==> flow/design.v <==
module ALU (A, B, ALU_Sel, ALU_Out, Carryout, Overflow);
parameter ADD  = 0;
parameter SUB  = 1;
parameter MUL_HIGH = 2;
parameter MUL_LOW = 3;
input [31:0] A;
input [31:0] B;
input [3:0] ALU_Sel;
output [31:0] ALU_Out;
output Carryout;
output Overflow;
reg[31:0] ALU_32Result;
reg[63:0] ALU_64Result;
always @(*)
begin
    ALU_32Result = 32'h00000000;
    ALU_64Result = 64'h0000000000000000;
    case(ALU_Sel)
        ADD:        ALU_32Result = A + B;
        SUB:        ALU_32Result = A - B;
        MUL_HIGH:	ALU_64Result = A * B;
        MUL_LOW:	ALU_64Result = A * B;
        default:
        begin
            ALU_32Result = 32'h00000000;
            ALU_64Result = 64'h0000000000000000;
        end
    endcase
end
assign ALU_Out = (ALU_Sel == MUL_LOW)? ALU_64Result[31:0]: (ALU_Sel == MUL_HIGH)? ALU_64Result[63:32]:ALU_32Result[31:0];
assign Carryout = 1'b0;
assign Overflow = 1'b0;
endmodule
module alu_top (
    input             clk,
    input      [31:0] A,
    input      [31:0] B,
    input      [3:0]  ALU_Sel,
    output reg [31:0] ALU_Out,
    output reg        Carryout,
    output reg        Overflow
);
reg [31:0] a_q, b_q;
reg [3:0]  sel_q;
wire [31:0] out_d;
wire        carry_d, ovf_d;
ALU u_alu (
    .A(a_q), .B(b_q), .ALU_Sel(sel_q),
    .ALU_Out(out_d), .Carryout(carry_d), .Overflow(ovf_d)
);
always @(posedge clk) begin
    a_q      <= A;
    b_q      <= B;
    sel_q    <= ALU_Sel;
    ALU_Out  <= out_d;
    Carryout <= carry_d;
    Overflow <= ovf_d;
end
endmodule
Hand-over note for alu_top

## Reports on alu_top

Each step is given for the RTL above and for the edited RTL.
Lines under "before" count in the file above, lines under "after" in the edited file.
"difference": "after" minus "before" as printed here. "rel. change": 100 x difference / "before".
Cell names lack the library's common part.
A cell with -- has no value.

- Top module: alu_top
- Clock input: clk
- Library: sky130hd
- Timing corner: tt_025C_1v80

## Edit of the RTL

The edit as a unified diff against the file above.
The edit is scripted: it alters the design's behaviour and was not made to optimise anything.

```diff
@@ -52,8 +52,8 @@
     a_q      <= A;
     b_q      <= B;
-    sel_q    <= ALU_Sel;
     ALU_Out  <= out_d;
     Carryout <= carry_d;
     Overflow <= ovf_d;
 end
+always @(*) sel_q = ALU_Sel;
 endmodule
```

## Elaborated design

Counts by Yosys on the flattened word-level netlist (proc, flatten, opt, wreduce; memories kept). Register bits leave out memories and registers merged into their read ports (data or address); mux counts leave out enables and synchronous resets folded into registers. Print and check cells are left out. Cells with the same type and inputs are merged into one.

Word-level totals:

| element | before | after | difference | rel. change (%) |
|---|---|---|---|---|
| flip-flop bits (word level) | 100 | 96 | -4 | -4.00 |
| bits of input ports | 69 | 69 | 0 | 0.00 |
| output and inout bits | 34 | 34 | 0 | 0.00 |

Cells by class:

| element | before | after | difference | rel. change (%) |
|---|---|---|---|---|
| add/sub/neg operators | 2 | 2 | 0 | 0.00 |
| multipliers | 1 | 1 | 0 | 0.00 |
| eq/ne operators | 3 | 3 | 0 | 0.00 |
| muxes and demuxes | 3 | 3 | 0 | 0.00 |
| reduce/logical cells | 1 | 1 | 0 | 0.00 |

Operators by type and width:

| operator | before | after | difference | rel. change (%) |
|---|---|---|---|---|
| == test 4 x 2 -> 1 bit with constant B | 2 | 2 | 0 | 0.00 |
| 2-to-1 mux 32 bit | 2 | 2 | 0 | 0.00 |
| adder 32 bit | 1 | 1 | 0 | 0.00 |
| == test 4 x 1 -> 1 bit with constant B | 1 | 1 | 0 | 0.00 |
| logical NOT 4 bit | 1 | 1 | 0 | 0.00 |
| multiplier 32 x 32 -> 64 bit | 1 | 1 | 0 | 0.00 |
| parallel mux 32 bit (select 2 bit) | 1 | 1 | 0 | 0.00 |
| subtractor 32 bit | 1 | 1 | 0 | 0.00 |

## Logic depth

Longest topological path by Yosys (ltp), each cell counted once; first at word level (registers and memories cut), then after technology mapping (sequential cells cut; the memories' decode and read muxes count).

Depth:

| element | before | after | difference | rel. change (%) |
|---|---|---|---|---|
| depth in word-level cells | 4 | 4 | 0 | 0.00 |
| ABC_AREA | 0 | 0 | -- | -- |
| gate-level depth with buffers | 30 | 30 | 0 | 0.00 |
| depth with buffers taken out | 27 | 27 | 0 | 0.00 |

## Synthesis result

Yosys stat after the flow's synthesis: flattened, memories mapped to cells. It holds for the ABC_AREA given above (unset counts as 0); a run with the other value may have another netlist.

Cell types:

| type | before | after | difference | rel. change (%) |
|---|---|---|---|---|
| dfxtp_1 | 100 | 96 | -4 | -4.00 |
| inv_1 | 899 | 899 | 0 | 0.00 |
| fa_1 | 897 | 897 | 0 | 0.00 |
| and2_1 | 580 | 580 | 0 | 0.00 |
| nand2_1 | 524 | 524 | 0 | 0.00 |
| ha_1 | 296 | 296 | 0 | 0.00 |
| clkbuf_1 | 254 | 254 | 0 | 0.00 |
| a21oi_1 | 115 | 115 | 0 | 0.00 |
| o21ai_0 | 69 | 69 | 0 | 0.00 |
| nor2_1 | 58 | 58 | 0 | 0.00 |
| xnor2_1 | 58 | 58 | 0 | 0.00 |
| xor2_1 | 49 | 49 | 0 | 0.00 |
| a21o_1 | 45 | 45 | 0 | 0.00 |
| nand4_1 | 25 | 25 | 0 | 0.00 |
| a22oi_1 | 22 | 22 | 0 | 0.00 |
| nand3_1 | 20 | 20 | 0 | 0.00 |
| nor3_1 | 19 | 19 | 0 | 0.00 |
| and3_1 | 18 | 18 | 0 | 0.00 |

Not every row of either side is listed.

Synthesis totals:

| element | before | after | difference | rel. change (%) |
|---|---|---|---|---|
| cell count | 4,257 | 4,253 | -4 | -0.09 |
| mapped area (µm²) | 38,300.5 | 38,220.4 | -80.1 | -0.21 |
| sequential part of the area (µm²) | 2,001.9 | 1,921.8 | -80.1 | -4.00 |
| mapped flip-flops | 100 | 96 | -4 | -4.00 |

The figures by module come from a second, unflattened synthesis with its own total; it is not the netlist above.

Second synthesis, totals:

| element | before | after | difference | rel. change (%) |
|---|---|---|---|---|
| cells (unflattened synthesis) | 4,282 | 4,278 | -4 | -0.09 |
| area total of the unflattened synthesis (µm²) | 38,463.1 | 38,383.1 | -80.0 | -0.21 |

Rows give one instance, submodules left out.

By module, before:

| module | instances | cells | area (µm²) | seq. area (µm²) |
|---|---|---|---|---|
| ALU | 1 | 4,180 | 36,421.2 | 0.0 |
| alu_top | 1 | 102 | 2,042.0 | 2,042.0 |

By module, after:

| module | instances | cells | area (µm²) | seq. area (µm²) |
|---|---|---|---|---|
| ALU | 1 | 4,180 | 36,421.2 | 0.0 |
| alu_top | 1 | 98 | 1,961.9 | 1,961.9 |

## Worst setup path after synthesis

Source: OpenSTA report_checks on the synthesized netlist (no wires, ideal clock, input and output delay 20% of the period each), path of least setup slack; recovery checks are left aside. Register names are those of the netlist, which keeps one name where synthesis merged equal registers.

Path after synthesis:

| element | before | after | difference | rel. change (%) |
|---|---|---|---|---|
| path type | reg-to-reg | reg-to-reg | -- | -- |
| start point | register b_q[8] | register b_q[8] | -- | -- |
| end point | register ALU_Out[31] | register ALU_Out[31] | -- | -- |
| period (ns) | 9.0 | 9.0 | 0.0 | 0.00 |
| arrival time (ns) | 7.304 | 7.304 | 0.000 | 0.00 |
| data required time (ns) | 8.866 | 8.866 | 0.000 | 0.00 |
| path slack (ns) | 1.562 | 1.562 | 0.000 | -- |
| path delay (ns) | 7.438 | 7.438 | 0.000 | 0.00 |
| stages | 28 | 28 | 0 | 0.00 |
| synthesis period reached (ns) | 7.438 | 7.438 | 0.000 | 0.00 |

"path delay" is the arrival time less input delay plus setup time.
"stages" counts driving pins, that of a launching flip-flop among them; a cell with two outputs on the path counts twice.
"synthesis period reached" = period - worst setup slack (recovery checks aside). The figure is calculated, with input and output delays left at 20% of the set period.
The rows between start and end are the longest chain of elaborated cells between them; the timing report does not say that the signal goes this way. Where chains are equally long, one stands for them.
Each line given opens the expression or statement behind the cell; cells for indexed reads and writes are added by Yosys, which also makes memories of some case tables.

On the way, after synthesis, before:
- Path through: dfxtp_1 clkbuf_1 buf_1 nand2_1 fa_1 inv_1 fa_1 inv_1 fa_1 inv_1 fa_1 fa_1 inv_1 fa_1 fa_1 fa_1 inv_1 ha_1 clkbuf_1 a21oi_1 o21ai_0 a221oi_1 o21ai_0 a21oi_1 o31ai_1 a31o_2 nor4b_1 or4_1
- Length of the longest elaborated chain: 4
- Elaborated cells on any way between the ends: 6
- Classes of those cells: add/sub: 2; mul: 1; mux: 3

Ends and longest elaborated chain, after synthesis, before:

| element | RTL line | source |
|---|---|---|
| start: declaration | 43 | `reg [31:0] a_q, b_q;` |
| start: assignment | 53 | `b_q      <= B;` |
| subtractor 32 bit | 20 | `SUB:        ALU_32Result = A - B;` |
| parallel mux 32 bit (select 2 bit) | 18 | `case(ALU_Sel)` |
| 2-to-1 mux 32 bit (2 in a row) | 30 | `assign ALU_Out = (ALU_Sel == MUL_LOW)? ALU_64Result[31:0]: (ALU_Sel == MUL_HIGH)? ALU_64Result[63:32]:ALU_32Re ...` |
| end: assignment | 55 | `ALU_Out  <= out_d;` |
| end: declaration | 39 | `output reg [31:0] ALU_Out,` |

On the way, after synthesis, after:
- Path through: dfxtp_1 clkbuf_1 buf_1 nand2_1 fa_1 inv_1 fa_1 inv_1 fa_1 inv_1 fa_1 fa_1 inv_1 fa_1 fa_1 fa_1 inv_1 ha_1 clkbuf_1 a21oi_1 o21ai_0 a221oi_1 o21ai_0 a21oi_1 o31ai_1 a31o_2 nor4b_1 or4_1
- Length of the longest elaborated chain: 4
- Elaborated cells on any way between the ends: 6
- Classes of those cells: add/sub: 2; mul: 1; mux: 3

Ends and longest elaborated chain, after synthesis, after:

| element | RTL line | source |
|---|---|---|
| start: declaration | 43 | `reg [31:0] a_q, b_q;` |
| start: assignment | 53 | `b_q      <= B;` |
| subtractor 32 bit | 20 | `SUB:        ALU_32Result = A - B;` |
| parallel mux 32 bit (select 2 bit) | 18 | `case(ALU_Sel)` |
| 2-to-1 mux 32 bit (2 in a row) | 30 | `assign ALU_Out = (ALU_Sel == MUL_LOW)? ALU_64Result[31:0]: (ALU_Sel == MUL_HIGH)? ALU_64Result[63:32]:ALU_32Re ...` |
| end: assignment | 54 | `ALU_Out  <= out_d;` |
| end: declaration | 39 | `output reg [31:0] ALU_Out,` |

## Path in the finished layout

From the final timing report of the runs of set A: the path of least setup slack in the routed layout; clock arrival at registers is part of the times.

Path after layout:

| element | before | after | difference | rel. change (%) |
|---|---|---|---|---|
| path type | reg-to-reg | reg-to-reg | -- | -- |
| start point | register b_q[11] | register b_q[5] | -- | -- |
| end point | register ALU_Out[31] | register ALU_Out[21] | -- | -- |
| period (ns) | 9.0 | 9.0 | 0.0 | 0.00 |
| arrival time (ns) | 8.77 | 8.72 | -0.05 | -0.57 |
| data required time (ns) | 9.30 | 9.28 | -0.02 | -0.22 |
| path slack (ns) | 0.53 | 0.56 | +0.03 | -- |
| stages | 21 | 23 | +2 | +9.52 |

The rows between start and end are the longest chain of elaborated cells between them; the timing report does not say that the signal goes this way. Where chains are equally long, one stands for them.

On the way, after layout, before:
- Path through: dfxtp_1 and2_1 fa_1 fa_1 inv_1 fa_1 fa_1 fa_1 inv_1 fa_1 fa_1 fa_1 ha_1 nand2_1 nor3_1 a41oi_1 buf_4 o31ai_1 a31o_2 nor3_1 or4_1
- Length of the longest elaborated chain: 4
- Elaborated cells on any way between the ends: 6
- Classes of those cells: add/sub: 2; mul: 1; mux: 3

Ends and longest elaborated chain, after layout, before:

| element | RTL line | source |
|---|---|---|
| start: declaration | 43 | `reg [31:0] a_q, b_q;` |
| start: assignment | 53 | `b_q      <= B;` |
| subtractor 32 bit | 20 | `SUB:        ALU_32Result = A - B;` |
| parallel mux 32 bit (select 2 bit) | 18 | `case(ALU_Sel)` |
| 2-to-1 mux 32 bit (2 in a row) | 30 | `assign ALU_Out = (ALU_Sel == MUL_LOW)? ALU_64Result[31:0]: (ALU_Sel == MUL_HIGH)? ALU_64Result[63:32]:ALU_32Re ...` |
| end: assignment | 55 | `ALU_Out  <= out_d;` |
| end: declaration | 39 | `output reg [31:0] ALU_Out,` |

On the way, after layout, after:
- Path through: dfxtp_1 buf_4 and2_1 fa_1 fa_1 fa_1 inv_1 fa_1 inv_1 fa_1 fa_1 fa_1 fa_1 ha_1 nand2_1 nor3_1 nand3_1 nor4_1 o31ai_1 buf_4 a211o_1 o31a_1 o221ai_1
- Length of the longest elaborated chain: 4
- Elaborated cells on any way between the ends: 6
- Classes of those cells: add/sub: 2; mul: 1; mux: 3

Ends and longest elaborated chain, after layout, after:

| element | RTL line | source |
|---|---|---|
| start: declaration | 43 | `reg [31:0] a_q, b_q;` |
| start: assignment | 53 | `b_q      <= B;` |
| subtractor 32 bit | 20 | `SUB:        ALU_32Result = A - B;` |
| parallel mux 32 bit (select 2 bit) | 18 | `case(ALU_Sel)` |
| 2-to-1 mux 32 bit (2 in a row) | 30 | `assign ALU_Out = (ALU_Sel == MUL_LOW)? ALU_64Result[31:0]: (ALU_Sel == MUL_HIGH)? ALU_64Result[63:32]:ALU_32Re ...` |
| end: assignment | 54 | `ALU_Out  <= out_d;` |
| end: declaration | 39 | `output reg [31:0] ALU_Out,` |

## Measured runs

Runs of the flow (Yosys, OpenROAD) on both versions; the two runs of a pair have the same settings. The constraints put input and output delay at 20% of the set period each and load the outputs with 0.01 pF.

Flow settings, set A:
- CORE_UTILIZATION: 40
- period_ns: 9.0
- CAP_MARGIN: 20
- CORE_MARGIN: 2
- SLEW_MARGIN: 20

Results, set A:

| element | before | after | difference | rel. change (%) |
|---|---|---|---|---|
| synthesis area (µm²) | 38,300.5 | 38,220.4 | -80.1 | -0.21 |
| total die area (µm²) | 98,241.5 | 98,041.0 | -200.5 | -0.20 |
| standard-cell area of the final layout (µm²) | 41,065.6 | 41,003.1 | -62.5 | -0.15 |
| utilization | 0.432 | 0.432 | 0.000 | -- |
| worst setup slack after layout (ns) | 0.533 | 0.560 | +0.027 | -- |
| sum of negative setup slack (ns) | 0.000 | 0.000 | 0.000 | -- |
| worst-case hold slack (ns) | 0.851 | 0.990 | +0.139 | -- |
| achieved period (ns) | 8.467 | 8.440 | -0.027 | -0.32 |

Flow settings, set B:
- CAP_MARGIN: 40
- CELL_PAD_IN_SITES_GLOBAL_PLACEMENT: 2
- CORE_UTILIZATION: 35
- MIN_ROUTING_LAYER: met1
- PLACE_DENSITY_LB_ADDON: 0.22
- SETUP_SLACK_MARGIN: 1.97
- TNS_END_PERCENT: 75
- period_ns: 6.79
- CORE_MARGIN: 2
- SLEW_MARGIN: 20

Results, set B:

| element | before | after | difference | rel. change (%) |
|---|---|---|---|---|
| synthesis area (µm²) | 38,300.5 | 38,220.4 | -80.1 | -0.21 |
| total die area (µm²) | 112,091.0 | 111,860.0 | -231.0 | -0.21 |
| standard-cell area of the final layout (µm²) | 47,209.0 | 47,336.6 | +127.6 | +0.27 |
| utilization | 0.434 | 0.436 | +0.002 | -- |
| worst setup slack after layout (ns) | -0.692 | -0.700 | -0.008 | -- |
| sum of negative setup slack (ns) | -16.019 | -16.492 | -0.473 | -- |
| worst-case hold slack (ns) | 0.740 | 0.953 | +0.213 | -- |
| achieved period (ns) | 7.482 | 7.490 | +0.008 | +0.11 |

"achieved period" = clock period - worst setup slack. The figure is calculated, with input and output delays left at 20% of the set period.

End of note.
